==> flow/design.v <==
 `timescale 1ns / 1ps
module TIA(A,  
			Din,  
			Dout,  
			CS_n,  
			CS,  
			R_W_n,  
			RDY,  
			MASTERCLK,  
			BUS_EN,  
			idump_in,  
			Ilatch,  
			HSYNC,  
			HBLANK,  
			VSYNC,  
			VBLANK,  
			COLOROUT,  
			RES_n,  
			audv0,  
			audv1);  
   input [5:0] A;
   input [7:0] Din;
   output [7:0] Dout;
   input [2:0] 	CS_n;
   input 	CS;
   input 	R_W_n;
   output 	RDY;
   input 	MASTERCLK;
   input 	BUS_EN;
   input [1:0] 	Ilatch; 			 
   input [3:0] 	idump_in; 		 
   output 	HSYNC, HBLANK;
   output 	VSYNC, VBLANK;
   output [7:0] COLOROUT;
   input wire	RES_n;
   output reg [3:0] audv0, audv1;
   reg [7:0] 	Dout;
   wire 	HSYNC;
   reg 		VSYNC, VBLANK;
   reg [7:0] 	hCount;
   reg [3:0] 	hCountReset;
   reg clk_30;
   reg [7:0] clk_30_count;
   wire [3:0] Idump;
   wire [1:0] latchedInputsValue;
   reg 	      inputLatchEnabled, inputLatchReset;
   reg [1:0]  latchedInputs;
   always @(posedge MASTERCLK  )  
   begin
		if (~RES_n) begin
			hCount <= 8'd0;
			hCountReset[3:1] <= 3'd0;
			clk_30 <= 0;
			clk_30_count <= 0;
			latchedInputs <= 2'b11;
		end
		else begin
			if (inputLatchReset)
				 latchedInputs <= 2'b11;
			 else
				 latchedInputs <= latchedInputs & Ilatch;
			if (clk_30_count == 57) begin
				 clk_30 <= ~clk_30;
				 clk_30_count <= 0;
			 end else begin
				 clk_30_count <= clk_30_count + 1;
			 end
	 		 if ((hCountReset[3]) ||(hCount == 8'd227))			 
			    hCount <= 8'd0;
			 else
				 hCount <= hCount + 8'd1;
			 hCountReset[3:1] <= hCountReset[2:0];
		end
   end  
   assign HSYNC = (hCount >= 8'd20) && (hCount <  8'd36);
   assign HBLANK = (hCount < 8'd68);
   reg [7:0] player0Pos, r_player0Pos, player1Pos, r_player1Pos, missile0Pos, missile1Pos, ballPos;
   reg [4:0] player0Size, player1Size;
   reg [7:0] player0Color, player1Color, ballColor, pfColor, bgColor;
   reg [3:0] player0Motion, player1Motion, missile0Motion, missile1Motion,
				 ballMotion;
   reg 	     missile0Enable, missile1Enable, ballEnable, R_ballEnable;
   reg [1:0] ballSize;
   reg [19:0] pfGraphic, r_pfGraphic;
   reg [7:0]  player0Graphic, player1Graphic;
   reg [7:0]  R_player0Graphic, R_player1Graphic;
   reg 	      pfReflect, player0Reflect, player1Reflect;
   reg 	      prioCtrl;
   reg 	      pfColorCtrl;
   reg [14:0] collisionLatch;
   reg 	      missile0Lock, missile1Lock;
   reg 	      player0VertDelay, player1VertDelay, ballVertDelay;
   reg [3:0]  audc0, audc1;
   reg [4:0]  audf0, audf1;
   wire [7:0] pixelNum;
	assign pixelNum = (hCount >= 8'd68) ? (hCount - 8'd68) : 8'd227;
   wire [5:0] pfPixelNum;
   wire       pfPixelOn, pfLeftPixelVal, pfRightPixelVal;
   assign pfPixelNum = pixelNum[7:2];							 
   wire [63:0] pfGraphicExt = {44'd0, pfGraphic};	 
   assign pfLeftPixelVal  = pfGraphicExt[pfPixelNum];
   assign pfRightPixelVal = (pfReflect == 1'b0) ? pfGraphicExt[pfPixelNum - 6'd20]:
										pfGraphicExt[6'd39 - pfPixelNum];
   assign pfPixelOn = (pfPixelNum < 6'd20)? pfLeftPixelVal : pfRightPixelVal;
   wire       pl0PixelOn;
   wire [7:0] pl0Mask, pl0MaskDel;
	reg  [7:0] player0Gfx_2clk;							 
	reg        HBLANKdelay;
	assign pl0MaskDel = (player0VertDelay)? R_player0Graphic : player0Gfx_2clk;
   assign pl0Mask = (!player0Reflect)? pl0MaskDel : {pl0MaskDel[0], pl0MaskDel[1],
																	  pl0MaskDel[2], pl0MaskDel[3],
																	  pl0MaskDel[4], pl0MaskDel[5],
																	  pl0MaskDel[6], pl0MaskDel[7]};
	reg [7:0] r1_player0Pos, r2_player0Pos, r3_player0Pos;
	reg [7:0] r1_player1Pos, r2_player1Pos, r3_player1Pos;
	reg pl0Reset, pl1Reset;
	always @ (posedge MASTERCLK)
	if (~RES_n) begin
		r1_player0Pos <= 0; r2_player0Pos <= 0; r3_player0Pos <= 0; r_player0Pos <= 0;
		r1_player1Pos <= 0; r2_player1Pos <= 0; r3_player1Pos <= 0; r_player1Pos <= 0;
		pfGraphic <= 0; player0Gfx_2clk <= 0;
	end
	else if (BUS_EN)
	begin
		r1_player0Pos <= player0Pos;
		r2_player0Pos <= r1_player0Pos;
		r3_player0Pos <= r2_player0Pos;
		r_player0Pos  <= r3_player0Pos;
		r1_player1Pos <= player1Pos;
		r2_player1Pos <= r1_player1Pos;
		r3_player1Pos <= r2_player1Pos;
		r_player1Pos  <= r3_player1Pos;
		pfGraphic     	 <= r_pfGraphic;
		player0Gfx_2clk <= player0Graphic;
	end
	objPlayersPixelOn objpl0 (pixelNum, r_player0Pos, player0Size[2:0], pl0Mask, pl0Reset, pl0PixelOn);
   wire       pl1PixelOn;
   wire [7:0] pl1Mask, pl1MaskDel;
   assign pl1MaskDel = (player1VertDelay)? R_player1Graphic : player1Graphic;
   assign pl1Mask = (!player1Reflect)? pl1MaskDel : {pl1MaskDel[0], pl1MaskDel[1],
																	  pl1MaskDel[2], pl1MaskDel[3],
																	  pl1MaskDel[4], pl1MaskDel[5],
																	  pl1MaskDel[6], pl1MaskDel[7]};
   objPlayersPixelOn objpl1 (pixelNum, r_player1Pos, player1Size[2:0], pl1Mask, pl1Reset, pl1PixelOn);
   wire       mis0PixelOn, mis0PixelOut;
   wire [7:0] mis0ActualPos;
   reg  [7:0] mis0Mask;
   always @*
   begin
		case(player0Size[4:3])
		  2'd0: mis0Mask <= 8'h01;
		  2'd1: mis0Mask <= 8'h03;
		  2'd2: mis0Mask <= 8'h0F;
		  2'd3: mis0Mask <= 8'hFF;
		endcase
   end  
   assign mis0ActualPos = (missile0Lock)? player0Pos : missile0Pos;
   objPixelOn objpix1 (pixelNum, mis0ActualPos, player0Size[2:0], mis0Mask, mis0PixelOut);
   assign mis0PixelOn = mis0PixelOut && missile0Enable;
   wire mis1PixelOn, mis1PixelOut;
   wire [7:0] mis1ActualPos;
   reg [7:0]  mis1Mask;
	always @*
   begin
		case(player1Size[4:3])
		  2'd0: mis1Mask <= 8'h01;
		  2'd1: mis1Mask <= 8'h03;
		  2'd2: mis1Mask <= 8'h0F;
		  2'd3: mis1Mask <= 8'hFF;
		endcase
   end   
   assign mis1ActualPos = (missile1Lock) ? player1Pos : missile1Pos;
   objPixelOn objpix4 (pixelNum, mis1ActualPos, player1Size[2:0], mis1Mask, mis1PixelOut);
   assign mis1PixelOn = mis1PixelOut  & missile1Enable;			 
   wire ballPixelOut, ballPixelOn, ballEnableDel;
   reg [7:0] ballMask  ;
   always @*
   begin
		case(ballSize)
		  2'd0: ballMask <= 8'h01;
		  2'd1: ballMask <= 8'h03;
		  2'd2: ballMask <= 8'h0F;
		  2'd3: ballMask <= 8'hFF;
		endcase
   end  
   objPixelOn objball (pixelNum, ballPos, 3'd0, ballMask, ballPixelOut);
   assign ballEnableDel = ((ballVertDelay)? R_ballEnable : ballEnable);
   assign ballPixelOn = ballPixelOut && ballEnableDel;
   reg [7:0] pfActualColor;
   always @*
   begin
		if (pfColorCtrl)
		begin
	     if (pfPixelNum < 6'd20)
	       pfActualColor <= player0Color;
	     else
	       pfActualColor <= player1Color;
		end
		else
			pfActualColor <= pfColor;
   end  
   reg [7:0] pixelColor;
   assign COLOROUT = (HBLANK || HBLANKdelay) ? 8'b0 : pixelColor;				 
   always @*
   begin
		if (!prioCtrl)
		begin
		  if (pl0PixelOn || mis0PixelOn)
				 pixelColor <= player0Color;
		  else if( ballPixelOn)		 
				 pixelColor <=  pfColor  ;			 
		  else if (pl1PixelOn || mis1PixelOn)
				 pixelColor <= player1Color;
		  else if (pfPixelOn)
				 pixelColor <= pfActualColor;
		  else
				 pixelColor <= bgColor;
		end
		else begin
			if (pfPixelOn)
			  pixelColor <= pfActualColor;
		   else if( ballPixelOn)
				 pixelColor <=  pfColor;
			else if (pl0PixelOn || mis0PixelOn)
			  pixelColor <= player0Color;
		   else if (pl1PixelOn || mis1PixelOn)
			  pixelColor <= player1Color;
		   else if( ballPixelOn)
				 pixelColor <=  pfColor;
			else
			  pixelColor <= bgColor;
		end
   end  
   wire [14:0] collisions;
   reg 	      collisionLatchReset;
   assign collisions = {pl0PixelOn && pl1PixelOn, mis0PixelOn && mis1PixelOn,
								ballPixelOn && pfPixelOn,
								mis1PixelOn && pfPixelOn, mis1PixelOn && ballPixelOn,
								mis0PixelOn && pfPixelOn, mis0PixelOn && ballPixelOn,
								pl1PixelOn && pfPixelOn, pl1PixelOn && ballPixelOn,
								pl0PixelOn && pfPixelOn, pl0PixelOn && ballPixelOn,
								mis1PixelOn && pl0PixelOn, mis1PixelOn && pl1PixelOn,
								mis0PixelOn && pl1PixelOn, mis0PixelOn && pl0PixelOn};
	always @(posedge MASTERCLK)
   begin
		if (~RES_n || collisionLatchReset)
		  collisionLatch <= 15'b000000000000000;
		else
		  collisionLatch <= collisionLatch | collisions;
   end  
   reg wSync, wSyncReset;
   always @(posedge MASTERCLK)
   begin
		if (~RES_n)
			wSync <= 1'b0;
		else if (hCount == 8'd3)
			wSync <= 1'b0;
		else if (wSyncReset && hCount > 8'd5)
			wSync <= 1'b1;
   end  
   assign RDY = ~wSync;
   assign latchedInputsValue = (inputLatchEnabled)? latchedInputs : Ilatch;
   reg inputDumpEnabled;
   assign Idump = (inputDumpEnabled)? 4'b0000 : idump_in;
   always @(posedge MASTERCLK)
   begin
		if (~RES_n) begin
			inputLatchEnabled <= 1'b0;
			inputDumpEnabled <= 1'b0;
			VSYNC <= 1'b0;
			player0Pos <= 8'd0; player1Pos <= 8'd0;
			missile0Pos <= 8'd0; missile1Pos <= 8'd0; ballPos <= 8'd0;
			player0Size <= 5'd0; player1Size <= 5'd0;
			player0Color <= 8'd0; player1Color <= 8'd0; pfColor <= 8'd0; bgColor <= 8'd0;
			pfReflect <= 1'b0; pfColorCtrl <= 1'b0; prioCtrl <= 1'b0; ballSize <= 2'd0;
			player0Reflect <= 1'b0; player1Reflect <= 1'b0;
			r_pfGraphic <= 20'd0;
			audc0 <= 4'd0; audc1 <= 4'd0; audf0 <= 5'd0; audf1 <= 5'd0;
			audv0 <= 4'd0; audv1 <= 4'd0;
			player0Graphic <= 8'd0; player1Graphic <= 8'd0;
			R_player0Graphic <= 8'd0; R_player1Graphic <= 8'd0;
			ballEnable <= 1'b0; R_ballEnable <= 1'b0;
			missile0Enable <= 1'b0; missile1Enable <= 1'b0;
			player0Motion <= 4'd0; player1Motion <= 4'd0; missile0Motion <= 4'd0;
			missile1Motion <= 4'd0; ballMotion <= 4'd0;
			player0VertDelay <= 1'b0; player1VertDelay <= 1'b0; ballVertDelay <= 1'b0;
			missile0Lock <= 1'b0; missile1Lock <= 1'b0;
			inputLatchReset <= 1'b0;
			collisionLatchReset <= 1'b0;
			hCountReset[0] <= 1'b0;
			wSyncReset <= 1'b0;
			Dout <= 8'b00000000;
			VBLANK <= 0;
			pl0Reset <= 0;
			pl1Reset <= 0;
			HBLANKdelay <= 0;
		end
		else if (!BUS_EN) begin
		end
		else if (CS && !CS_n) begin
			inputLatchReset <= ({R_W_n, A[5:0]} == 7'h01 && Din[6] && !inputLatchEnabled);
			collisionLatchReset <= ({R_W_n, A[5:0]} == 7'h2C);
			hCountReset[0] <= ({R_W_n, A[5:0]} == 7'h03);
			wSyncReset <= ({R_W_n, A[5:0]} == 7'h02) && !wSync;
			case({R_W_n, A[5:0]})
			  7'h70: 	Dout <= {collisionLatch[1:0],6'b000000};
			  7'h71: 	Dout <= {collisionLatch[3:2],6'b000000};
			  7'h72: 	Dout <= {collisionLatch[5:4],6'b000000};
			  7'h73: 	Dout <= {collisionLatch[7:6],6'b000000};
			  7'h74: 	Dout <= {collisionLatch[9:8],6'b000000};
			  7'h75: 	Dout <= {collisionLatch[11:10],6'b000000};
			  7'h76: 	Dout <= {collisionLatch[12],7'b0000000};
			  7'h77: 	Dout <= {collisionLatch[14:13],6'b000000};
			  7'h78: 	Dout <= {Idump[0], 7'b0000000};
			  7'h79: 	Dout <= {Idump[1], 7'b0000000};
			  7'h7A: 	Dout <= {Idump[2], 7'b0000000};
			  7'h7B: 	Dout <= {Idump[3], 7'b0000000};
			  7'h7C: 	Dout <= {latchedInputsValue[0], 7'b0000000};
			  7'h7D: 	Dout <= {latchedInputsValue[1], 7'b0000000};
			  7'h00: VSYNC <= Din[1];
			  7'h01: begin
					inputLatchEnabled <= Din[6];
					inputDumpEnabled <= Din[7];
					VBLANK <= Din[1];
			  end
			  7'h02:	begin
			  		pl0Reset <= 0;
					pl1Reset <= 0;
				end
			  7'h03:;
			  7'h04: player0Size <= {Din[5:4],Din[2:0]};
			  7'h05: player1Size <= {Din[5:4],Din[2:0]};
			  7'h06: player0Color <= Din;
			  7'h07: player1Color <= Din;
			  7'h08: pfColor <= Din;
			  7'h09: bgColor <= Din;
			  7'h0A: begin
					pfReflect <= Din[0];
					pfColorCtrl <= Din[1];
					prioCtrl <= Din[2];
					ballSize <= Din[5:4];
			  end
			  7'h0B: player0Reflect <= Din[3];
			  7'h0C: player1Reflect <= Din[3];
			  7'h0D: r_pfGraphic[3:0] <= Din[7:4];    
			  7'h0E: r_pfGraphic[11:4] <= {Din[0], Din[1], Din[2], Din[3], Din[4], Din[5], Din[6], Din[7]};  
			  7'h0F: r_pfGraphic[19:12] <= Din[7:0];   
			  7'h10:
			   begin
						player0Pos <= pixelNum + 2;   	 
						if( hCount <  8'd68)					 
						   player0Pos <= 0;
						pl0Reset <= 1;
			   end
			  7'h11:
			   begin
						player1Pos <= pixelNum + 2;		 
						if( hCount <  8'd68)					 
						   player1Pos <= 0;
						pl1Reset <= 1;
			   end
			  7'h12: missile0Pos <= pixelNum + 1;
			  7'h13: missile1Pos <= pixelNum + 1;
			  7'h14:
			   begin
					ballPos <= pixelNum   - 1 +  1;					 
					if( hCount <  8'd68)				 
						ballPos <= hCount - 8'd68 + 8'd2;
				end
			  7'h15: audc0 <= Din[3:0];
			  7'h16: audc1 <= Din[3:0];
			  7'h17: audf0 <= Din[4:0];
			  7'h18: audf1 <= Din[4:0];
			  7'h19: audv0 <= Din[3:0];
			  7'h1A: audv1 <= Din[3:0];
			  7'h1B: begin
					player0Graphic <= {Din[0], Din[1], Din[2], Din[3],
										  	 Din[4], Din[5], Din[6], Din[7]};
					R_player1Graphic <= player1Graphic;
			  end
			  7'h1C: begin
					player1Graphic <= {Din[0], Din[1], Din[2], Din[3],
											 Din[4], Din[5], Din[6], Din[7]};
					R_player0Graphic <= player0Graphic;
					R_ballEnable <= ballEnable;
			  end
			  7'h1D: missile0Enable <= Din[1];
			  7'h1E: missile1Enable <= Din[1];
			  7'h1F: ballEnable <= Din[1];
			  7'h20: player0Motion <= Din[7:4];
			  7'h21: player1Motion <= Din[7:4];
			  7'h22: missile0Motion <= Din[7:4];
			  7'h23: missile1Motion <= Din[7:4];
			  7'h24: ballMotion <= Din[7:4];
			  7'h25: player0VertDelay <= Din[0];
			  7'h26: player1VertDelay <= Din[0];
			  7'h27: ballVertDelay <= Din[0];
			  7'h28: missile0Lock <= Din[1];
			  7'h29: missile1Lock <= Din[1];
			  7'h2A: begin
					player0Pos <= player0Pos - {{4{player0Motion[3]}}, player0Motion[3:0]};
					player1Pos <= player1Pos - {{4{player1Motion[3]}},	player1Motion[3:0]};
					missile0Pos <= missile0Pos - {{4{missile0Motion[3]}},	missile0Motion[3:0]};
					missile1Pos <= missile1Pos - {{4{missile1Motion[3]}},	missile1Motion[3:0]};
					ballPos <= ballPos - {{4{ballMotion[3]}},ballMotion[3:0]};
					if( ballPos - {{4{ballMotion[3]}},ballMotion[3:0]} >= 8'd227)
						ballPos <= 0;
					if( HBLANK) begin
						HBLANKdelay <= 1;
					end
			  end
			  7'h2B: begin
					player0Motion <= 0;  
					player1Motion <= 0;  
					missile0Motion <= 0;  
					missile1Motion <= 0;  
					ballMotion <= 0;  
			  end
			  7'h2C:;
			  default: Dout <= 8'b00000000;
			endcase
		end  
		else begin
			inputLatchReset <= 1'b0;
			collisionLatchReset <= 1'b0;
			hCountReset[0] <= 1'b0;
			wSyncReset <= 1'b0;
			Dout <= 8'b00000000;
			if( HBLANK) begin
				pl0Reset <= 0;
				pl1Reset <= 0;
			end
			if( hCount >= (8'd68 + 8'd7)) HBLANKdelay <= 0;
		end
  end  
endmodule
module objPixelOn(pixelNum, objPos, objSize, objMask, pixelOn);
   input [7:0] pixelNum, objPos, objMask;
   input [2:0] objSize;
   output      pixelOn;
   wire [7:0]  objIndex;
   wire [8:0]  objByteIndex;
   wire        objMaskOn, objPosOn;
   reg 	       objSizeOn;
   reg [2:0]   objMaskSel;
	assign objIndex = pixelNum - objPos - 8'd1;
   assign objByteIndex = 9'b1 << (objIndex[7:3]);
   always @*
   begin
		case (objSize)
		  3'd0: objSizeOn <= (objByteIndex & 9'b00000001) != 0;
		  3'd1: objSizeOn <= (objByteIndex & 9'b00000101) != 0;		 
		  3'd2: objSizeOn <= (objByteIndex & 9'b00010001) != 0;
		  3'd3: objSizeOn <= (objByteIndex & 9'b00010101) != 0;
		  3'd4: objSizeOn <= (objByteIndex & 9'b10000001) != 0;
		  3'd5: objSizeOn <= (objByteIndex & 9'b00000011) != 0;
		  3'd6: objSizeOn <= (objByteIndex &  9'b100010001) != 0;		 
		  3'd7: objSizeOn <= (objByteIndex & 9'b00001111) != 0;
		endcase
   end  
   always @*
   begin
		case (objSize)
		  3'd5: objMaskSel <= objIndex[3:1];
		  3'd7: objMaskSel <= objIndex[4:2];
		  default: objMaskSel <= objIndex[2:0];
		endcase
   end  
   assign objMaskOn = objMask[objMaskSel];
   assign objPosOn = (pixelNum > objPos) && ({1'b0, pixelNum} <= {1'b0, objPos} + 9'd72);
   assign pixelOn = objSizeOn && objMaskOn && objPosOn;
endmodule
module objPlayersPixelOn(pixelNum, objPos, objSize, objMask, plReset, pixelOn);
   input [7:0] pixelNum, objPos, objMask;
   input [2:0] objSize;
	input  		plReset;
   output      pixelOn;
   wire [7:0]  objIndex;
   wire [8:0]  objByteIndex;
   wire        objMaskOn, objPosOn;
   reg 	       objSizeOn;
   reg [2:0]   objMaskSel;
	assign objIndex = pixelNum - objPos - 8'd1;
   assign objByteIndex = 9'b1 << (objIndex[7:3]);
   always @*
   begin
		case (objSize)
		  3'd0: objSizeOn <= (objByteIndex & 9'b00000001 & ~plReset) != 0;
		  3'd1: objSizeOn <= (plReset) ? ((objByteIndex & 9'b00000100) != 0) : ((objByteIndex & 9'b0000101) != 0);
		  3'd2: objSizeOn <= (plReset) ? ((objByteIndex & 9'b00010000) != 0) : ((objByteIndex & 9'b00010001) != 0);
		  3'd3: objSizeOn <= (plReset) ? ((objByteIndex & 9'b00010100) != 0) : ((objByteIndex & 9'b00010101) != 0);
		  3'd4: objSizeOn <= (objByteIndex & 9'b10000001 & ~plReset) != 0;
		  3'd5: objSizeOn <= (objByteIndex & 9'b00000011 & ~plReset) != 0;
		  3'd6: objSizeOn <= (plReset) ? ((objByteIndex &  9'b100010000) != 0) : ((objByteIndex &  9'b100010001) != 0);
		  3'd7: objSizeOn <= (objByteIndex & 9'b00001111 & ~plReset) != 0;
		endcase
   end  
   always @*
   begin
		case (objSize)
		  3'd5: objMaskSel <= objIndex[3:1];
		  3'd7: objMaskSel <= objIndex[4:2];
		  default: objMaskSel <= objIndex[2:0];
		endcase
   end  
   assign objMaskOn = objMask[objMaskSel];
   assign objPosOn = (pixelNum > objPos) && ({1'b0, pixelNum} <= {1'b0, objPos} + 9'd72);
   assign pixelOn = objSizeOn && objMaskOn && objPosOn;
endmodule
Tool chain data of TIA
The steps from the RTL of TIA to its reports follow in flow order.
Line numbers count from 1 in the design file above.
Operators carry their Yosys type and port widths (W data, S select, Z words).
Cell names lack the library's common part.
{ "setup": {"top": "TIA", "clk_port": "MASTERCLK", "lib": "sky130hd", "corner": "tt_025C_1v80"} }

Word level
Source: Yosys, flattened and elaborated, memories not mapped. Widths are those after wreduce. Registers that Yosys merges into a memory's read port (data or address) are not register bits. Print and check cells do not count. Equal cells are merged and count once.
{ "op_classes": {"n_eq": 88, "n_addsub": 29, "muxes": 71, "shift": 13, "cmp": 18, "n_reduce_logical": 142, "bitwise": 15} }
{ "op_table": {"columns": ["operator", "count"], "rows": [
  ["$reduce_bool A32 Y1", 34],
  ["$shiftx A64 B6 Y1", 3],
  ["$mux W8", 23],
  ["$pmux W8 S15", 1],
  ["$reduce_and A3 Y1", 38],
  ["$eq A7 B5 Y1 const B", 16],
  ["$eq A7 B7 Y1 const B", 14],
  ["$pmux W8 S4", 3],
  ["$eq A7 B6 Y1 const B", 13],
  ["$sub A8 B8 Y8", 10],
  ["$pmux W8 S2", 5],
  ["$and A1 B32 Y32", 2],
  ["$not A1 Y32", 2],
  ["$and A2 B32 Y32", 2],
  ["$and A4 B32 Y32", 2],
  ["$and A8 B32 Y32", 2],
  ["$eq A7 B4 Y1 const B", 8],
  ["$sub A8 B1 Y8 const B", 6],
  ["$reduce_or A45 Y1", 1],
  ["$add A8 B7 Y9 const B", 5],
  ["$le A8 B9 Y1", 5],
  ["$shiftx A8 B3 Y1", 5],
  ["$gt A8 B8 Y1", 5],
  ["$pmux W4 S2", 5],
  ["$logic_and A1 B1 Y1", 38],
  ["$shl A1 B5 Y9 const A", 4],
  ["$pmux W1 S8", 4],
  ["$eq A7 B3 Y1 const B", 4]
]} }
Other operator kinds: 43; their cells: 116.
{ "bits": {"regBits": 318, "in_bits": 28, "output_inout_bits": 29, "wordCells": 443} }

Logic depth
Longest topological path by Yosys (ltp), each cell counted once; first at word level (registers and memories cut), then after technology mapping (sequential cells cut; the memories' decode and read muxes count).
{ "depth": {"ltp_word": 17, "ABC_AREA": 0, "depth_mapped": 26, "ltp_nobuf": 21} }

Netlist
Yosys stat after the flow's synthesis: flattened, memories mapped to cells. It holds for the ABC_AREA given above (unset counts as 0); a run with the other value may have another netlist.
Totals and module areas in this step are rounded.
{ "synth_totals": {"seqArea_mm2": 0.006246, "buf_cells": 158, "ff_cells": 312, "stdcells": 2655, "synth_area_mm2": 0.02174} }
{ "by_type": {"columns": ["type", "count", "type_area_um2"], "rows": [
  ["dfxtp_1", 312, 6245.99],
  ["mux2i_1", 160, 1.6E+03],
  ["ha_1", 115, 1438.88],
  ["nand2_1", 348, 1.31E+03],
  ["nor2b_1", 169, 1.06E+03],
  ["a21boi_0", 113, 848.314],
  ["xnor2_1", 82, 718.189],
  ["a21oi_1", 114, 570.547],
  ["nor2_1", 149, 559.286],
  ["inv_1", 119, 446.678],
  ["clkbuf_1", 115, 431.664],
  ["nand3_1", 83, 415.398],
  ["o21ai_0", 81, 405.389],
  ["mux4_2", 17, 382.867],
  ["o211a_1", 38, 380.365],
  ["a21o_1", 41, 307.795],
  ["a31oi_1", 36, 225.216],
  ["nand2b_1", 35, 218.96]
]} }
Not listed: further types 97, cells in them 528.
By module: a second synthesis without flattening, with its own total; a netlist apart from the flattened one above.
{ "unflattened": {"hier_cells": 2635, "hier_area_mm2": 0.02158} }
Rows give one instance, submodules left out.
{ "modules": {"columns": ["mod", "n_inst", "n_cells", "mod_area_mm2", "seq_area_mm2"], "rows": [
  ["TIA", 1, 1940, 0.01656, 0.006246],
  ["objPixelOn", 3, 133, 0.0009747, 0],
  ["objPlayersPixelOn", 2, 148, 0.001045, 0]
]} }

Timing after synthesis
Path of least setup slack by OpenSTA after synthesis, without wires, with an ideal clock, recovery checks aside; 20% of the period is set as input and as output delay. Where synthesis merged equal registers, the netlist keeps one of their names.
{ "synth_timing": {"path_kind": "reg2out", "start": "register hCount[1]", "end": "output port COLOROUT[6]", "output_delay_ns": 2.400, "n_path_buf": 5, "delay_ns": 5.357, "t_arrival_ns": 5.357, "slack_ns": 4.243, "tclk_ns": 12.0, "stages": 26, "launch_ns": 0.000, "required_time_ns": 9.600, "period_less_setup_slack_ns": 7.757} }
"delay_ns" is the arrival time less input delay plus setup time.
A path that ends at an output port has no setup time.
"stages" counts driving pins, that of a launching flip-flop among them; a cell with two outputs on the path counts twice.
"period_less_setup_slack_ns" is the clock period less the worst setup slack; recovery checks do not enter. This is arithmetic on one report: input and output delays are still those of the set period (20% each).
Between the ends stands the longest chain of elaborated cells between them, by number of cells; it is not shown to be the way that was timed. Of several equally long chains one is given.
Each line given opens the expression or statement behind the cell; cells for indexed reads and writes are added by Yosys, which also makes memories of some case tables.
A register here has more assigning lines than the two given.
{ "synth_between": {"path_cell_list": "dfxtp_1 > inv_1 > clkbuf_1 > ha_1 > and2_1 > a221oi_2 > buf_2 > buf_2 > nor2_1 > inv_1 > ha_1 > ha_1 > nand2b_1 > a211oi_1 > a21oi_1 > o21ai_1 > o21ai_1 > xnor2_1 > a211o_1 > a31oi_1 > o31a_4 > or2_1 > buf_6 > buf_6 > a311o_1 > a21oi_1", "elab_chain_cells": 17, "cone_cells": 133, "classes_between": "add/sub: 13; compare: 13; shift: 13; mux: 31; logic: 9; reduce/logical: 54"} }
{ "synth_rtl": {"columns": ["item", "line", "source"], "rows": [
  ["start, declared", 40, "reg [7:0] hCount;"],
  ["start, assigned", 51, "hCount <= 8'd0;"],
  ["start, assigned", 71, "hCount <= hCount + 8'd1;"],
  ["$ge A8 B7 Y1", 96, "assign pixelNum = (hCount >= 8'd68) ? (hCount - 8'd68) : 8'd227;"],
  ["$mux W8", 96, null],
  ["$sub A8 B8 Y8", 483, "assign objIndex = pixelNum - objPos - 8'd1;"],
  ["$sub A8 B1 Y8", 483, null],
  ["$shl A1 B5 Y9", 484, "assign objByteIndex = 9'b1 << (objIndex[7:3]);"],
  ["$and A4 B32 Y32", 495, "3'd7: objSizeOn <= (objByteIndex & 9'b00001111 & ~plReset) != 0;"],
  ["$reduce_bool A32 Y1", 495, null],
  ["[... 3 more ...]", null, null],
  ["$logic_or A1 B1 Y1", 226, "else if (pl1PixelOn || mis1PixelOn)"],
  ["$mux W8", 226, null],
  ["$mux W8", 224, "else if (pl0PixelOn || mis0PixelOn)"],
  ["$mux W8", 222, "else if( ballPixelOn)"],
  ["$mux W8", 220, "if (pfPixelOn)"],
  ["$mux W8", 206, "if (!prioCtrl)"],
  ["$mux W8", 203, "assign COLOROUT = (HBLANK || HBLANKdelay) ? 8'b0 : pixelColor;"],
  ["end, declared", 34, "output [7:0] COLOROUT;"]
]} }

Path in the finished layout
Path of least setup slack in the final report of entry A (OpenROAD, finished layout, wires in). Where an end is a register, its clock arrival counts in the times.
{ "layout_timing": {"path_kind": "reg2out", "start": "register hCount[2]", "end": "output port COLOROUT[6]", "required_time_ns": 12.96, "launch_ns": 0.55, "slack_ns": 4.44, "tclk_ns": 16.2, "output_delay_ns": 3.24, "n_path_buf": 3, "t_arrival_ns": 8.52, "stages": 23} }
Between the ends stands the longest chain of elaborated cells between them, by number of cells; it is not shown to be the way that was timed. Of several equally long chains one is given.
A register here has more assigning lines than the two given.
{ "layout_between": {"path_cell_list": "dfxtp_1 > buf_4 > clkinv_1 > ha_1 > or3b_4 > a221oi_2 > buf_4 > nor2_1 > inv_1 > ha_1 > ha_1 > nor2_1 > a211oi_1 > o32ai_1 > o31ai_2 > xnor2_1 > nor4_2 > and2_1 > nor2_1 > a32o_1 > a311o_1 > a21oi_1 > clkdlybuf4s50_1", "elab_chain_cells": 17, "cone_cells": 133, "classes_between": "add/sub: 13; compare: 13; shift: 13; mux: 31; logic: 9; reduce/logical: 54"} }
{ "layout_rtl": {"columns": ["item", "line", "source"], "rows": [
  ["start, declared", 40, "reg [7:0] hCount;"],
  ["start, assigned", 51, "hCount <= 8'd0;"],
  ["start, assigned", 71, "hCount <= hCount + 8'd1;"],
  ["$ge A8 B7 Y1", 96, "assign pixelNum = (hCount >= 8'd68) ? (hCount - 8'd68) : 8'd227;"],
  ["$mux W8", 96, null],
  ["$sub A8 B8 Y8", 483, "assign objIndex = pixelNum - objPos - 8'd1;"],
  ["$sub A8 B1 Y8", 483, null],
  ["$shl A1 B5 Y9", 484, "assign objByteIndex = 9'b1 << (objIndex[7:3]);"],
  ["$and A4 B32 Y32", 495, "3'd7: objSizeOn <= (objByteIndex & 9'b00001111 & ~plReset) != 0;"],
  ["$reduce_bool A32 Y1", 495, null],
  ["[... 3 more ...]", null, null],
  ["$logic_or A1 B1 Y1", 226, "else if (pl1PixelOn || mis1PixelOn)"],
  ["$mux W8", 226, null],
  ["$mux W8", 224, "else if (pl0PixelOn || mis0PixelOn)"],
  ["$mux W8", 222, "else if( ballPixelOn)"],
  ["$mux W8", 220, "if (pfPixelOn)"],
  ["$mux W8", 206, "if (!prioCtrl)"],
  ["$mux W8", 203, "assign COLOROUT = (HBLANK || HBLANKdelay) ? 8'b0 : pixelColor;"],
  ["end, declared", 34, "output [7:0] COLOROUT;"]
]} }

Data sheet: physical implementation of TIA

TIA through Yosys and OpenROAD on sky130hd: 2 stored runs, unordered, with their settings and measured results. The constraints put input and output delay at 20% of the set period each and load the outputs with 0.01 pF.
The measured numbers are rounded.

==> entry A: settings <==
{ "CAP_MARGIN": 35, "CELL_PAD_IN_SITES_DETAIL_PLACEMENT": 2, "CORE_ASPECT_RATIO": 1.16, "CORE_MARGIN": 5, "CTS_CLUSTER_SIZE": 50, "MAX_ROUTING_LAYER": "met4", "MIN_ROUTING_LAYER": "met1", "PLACE_DENSITY_LB_ADDON": 0.23, "SETUP_SLACK_MARGIN": -0.06, "SLEW_MARGIN": 0, "period_ns": 16.2, "CORE_UTILIZATION": 40 }
==> entry A: results <==
final setup TNS: 0.000 ns
smallest setup slack: 4.442 ns
post-synthesis cell area: 0.02174 mm2
standard-cell area after routing: 0.02413 mm2
final design utilization: 44.6%
die area: 0.05912 mm2
worst hold slack in the final report: 0.443 ns

==> entry B: settings <==
{ "ABC_AREA": 0, "CELL_PAD_IN_SITES_DETAIL_PLACEMENT": 1, "CORE_MARGIN": 3, "CORE_UTILIZATION": 53, "GPL_TIMING_DRIVEN": 0, "HOLD_SLACK_MARGIN": 0.23, "MAX_ROUTING_LAYER": "met5", "PLACE_DENSITY": 0.56, "SETUP_SLACK_MARGIN": 1.91, "SLEW_MARGIN": 10, "period_ns": 9.08, "CAP_MARGIN": 20 }
==> entry B: results <==
final setup TNS: -0.020 ns
smallest setup slack: -0.020 ns
post-synthesis cell area: 0.02174 mm2
standard-cell area after routing: 0.02644 mm2
final design utilization: 65.9%
die area: 0.04348 mm2
worst hold slack in the final report: 0.448 ns
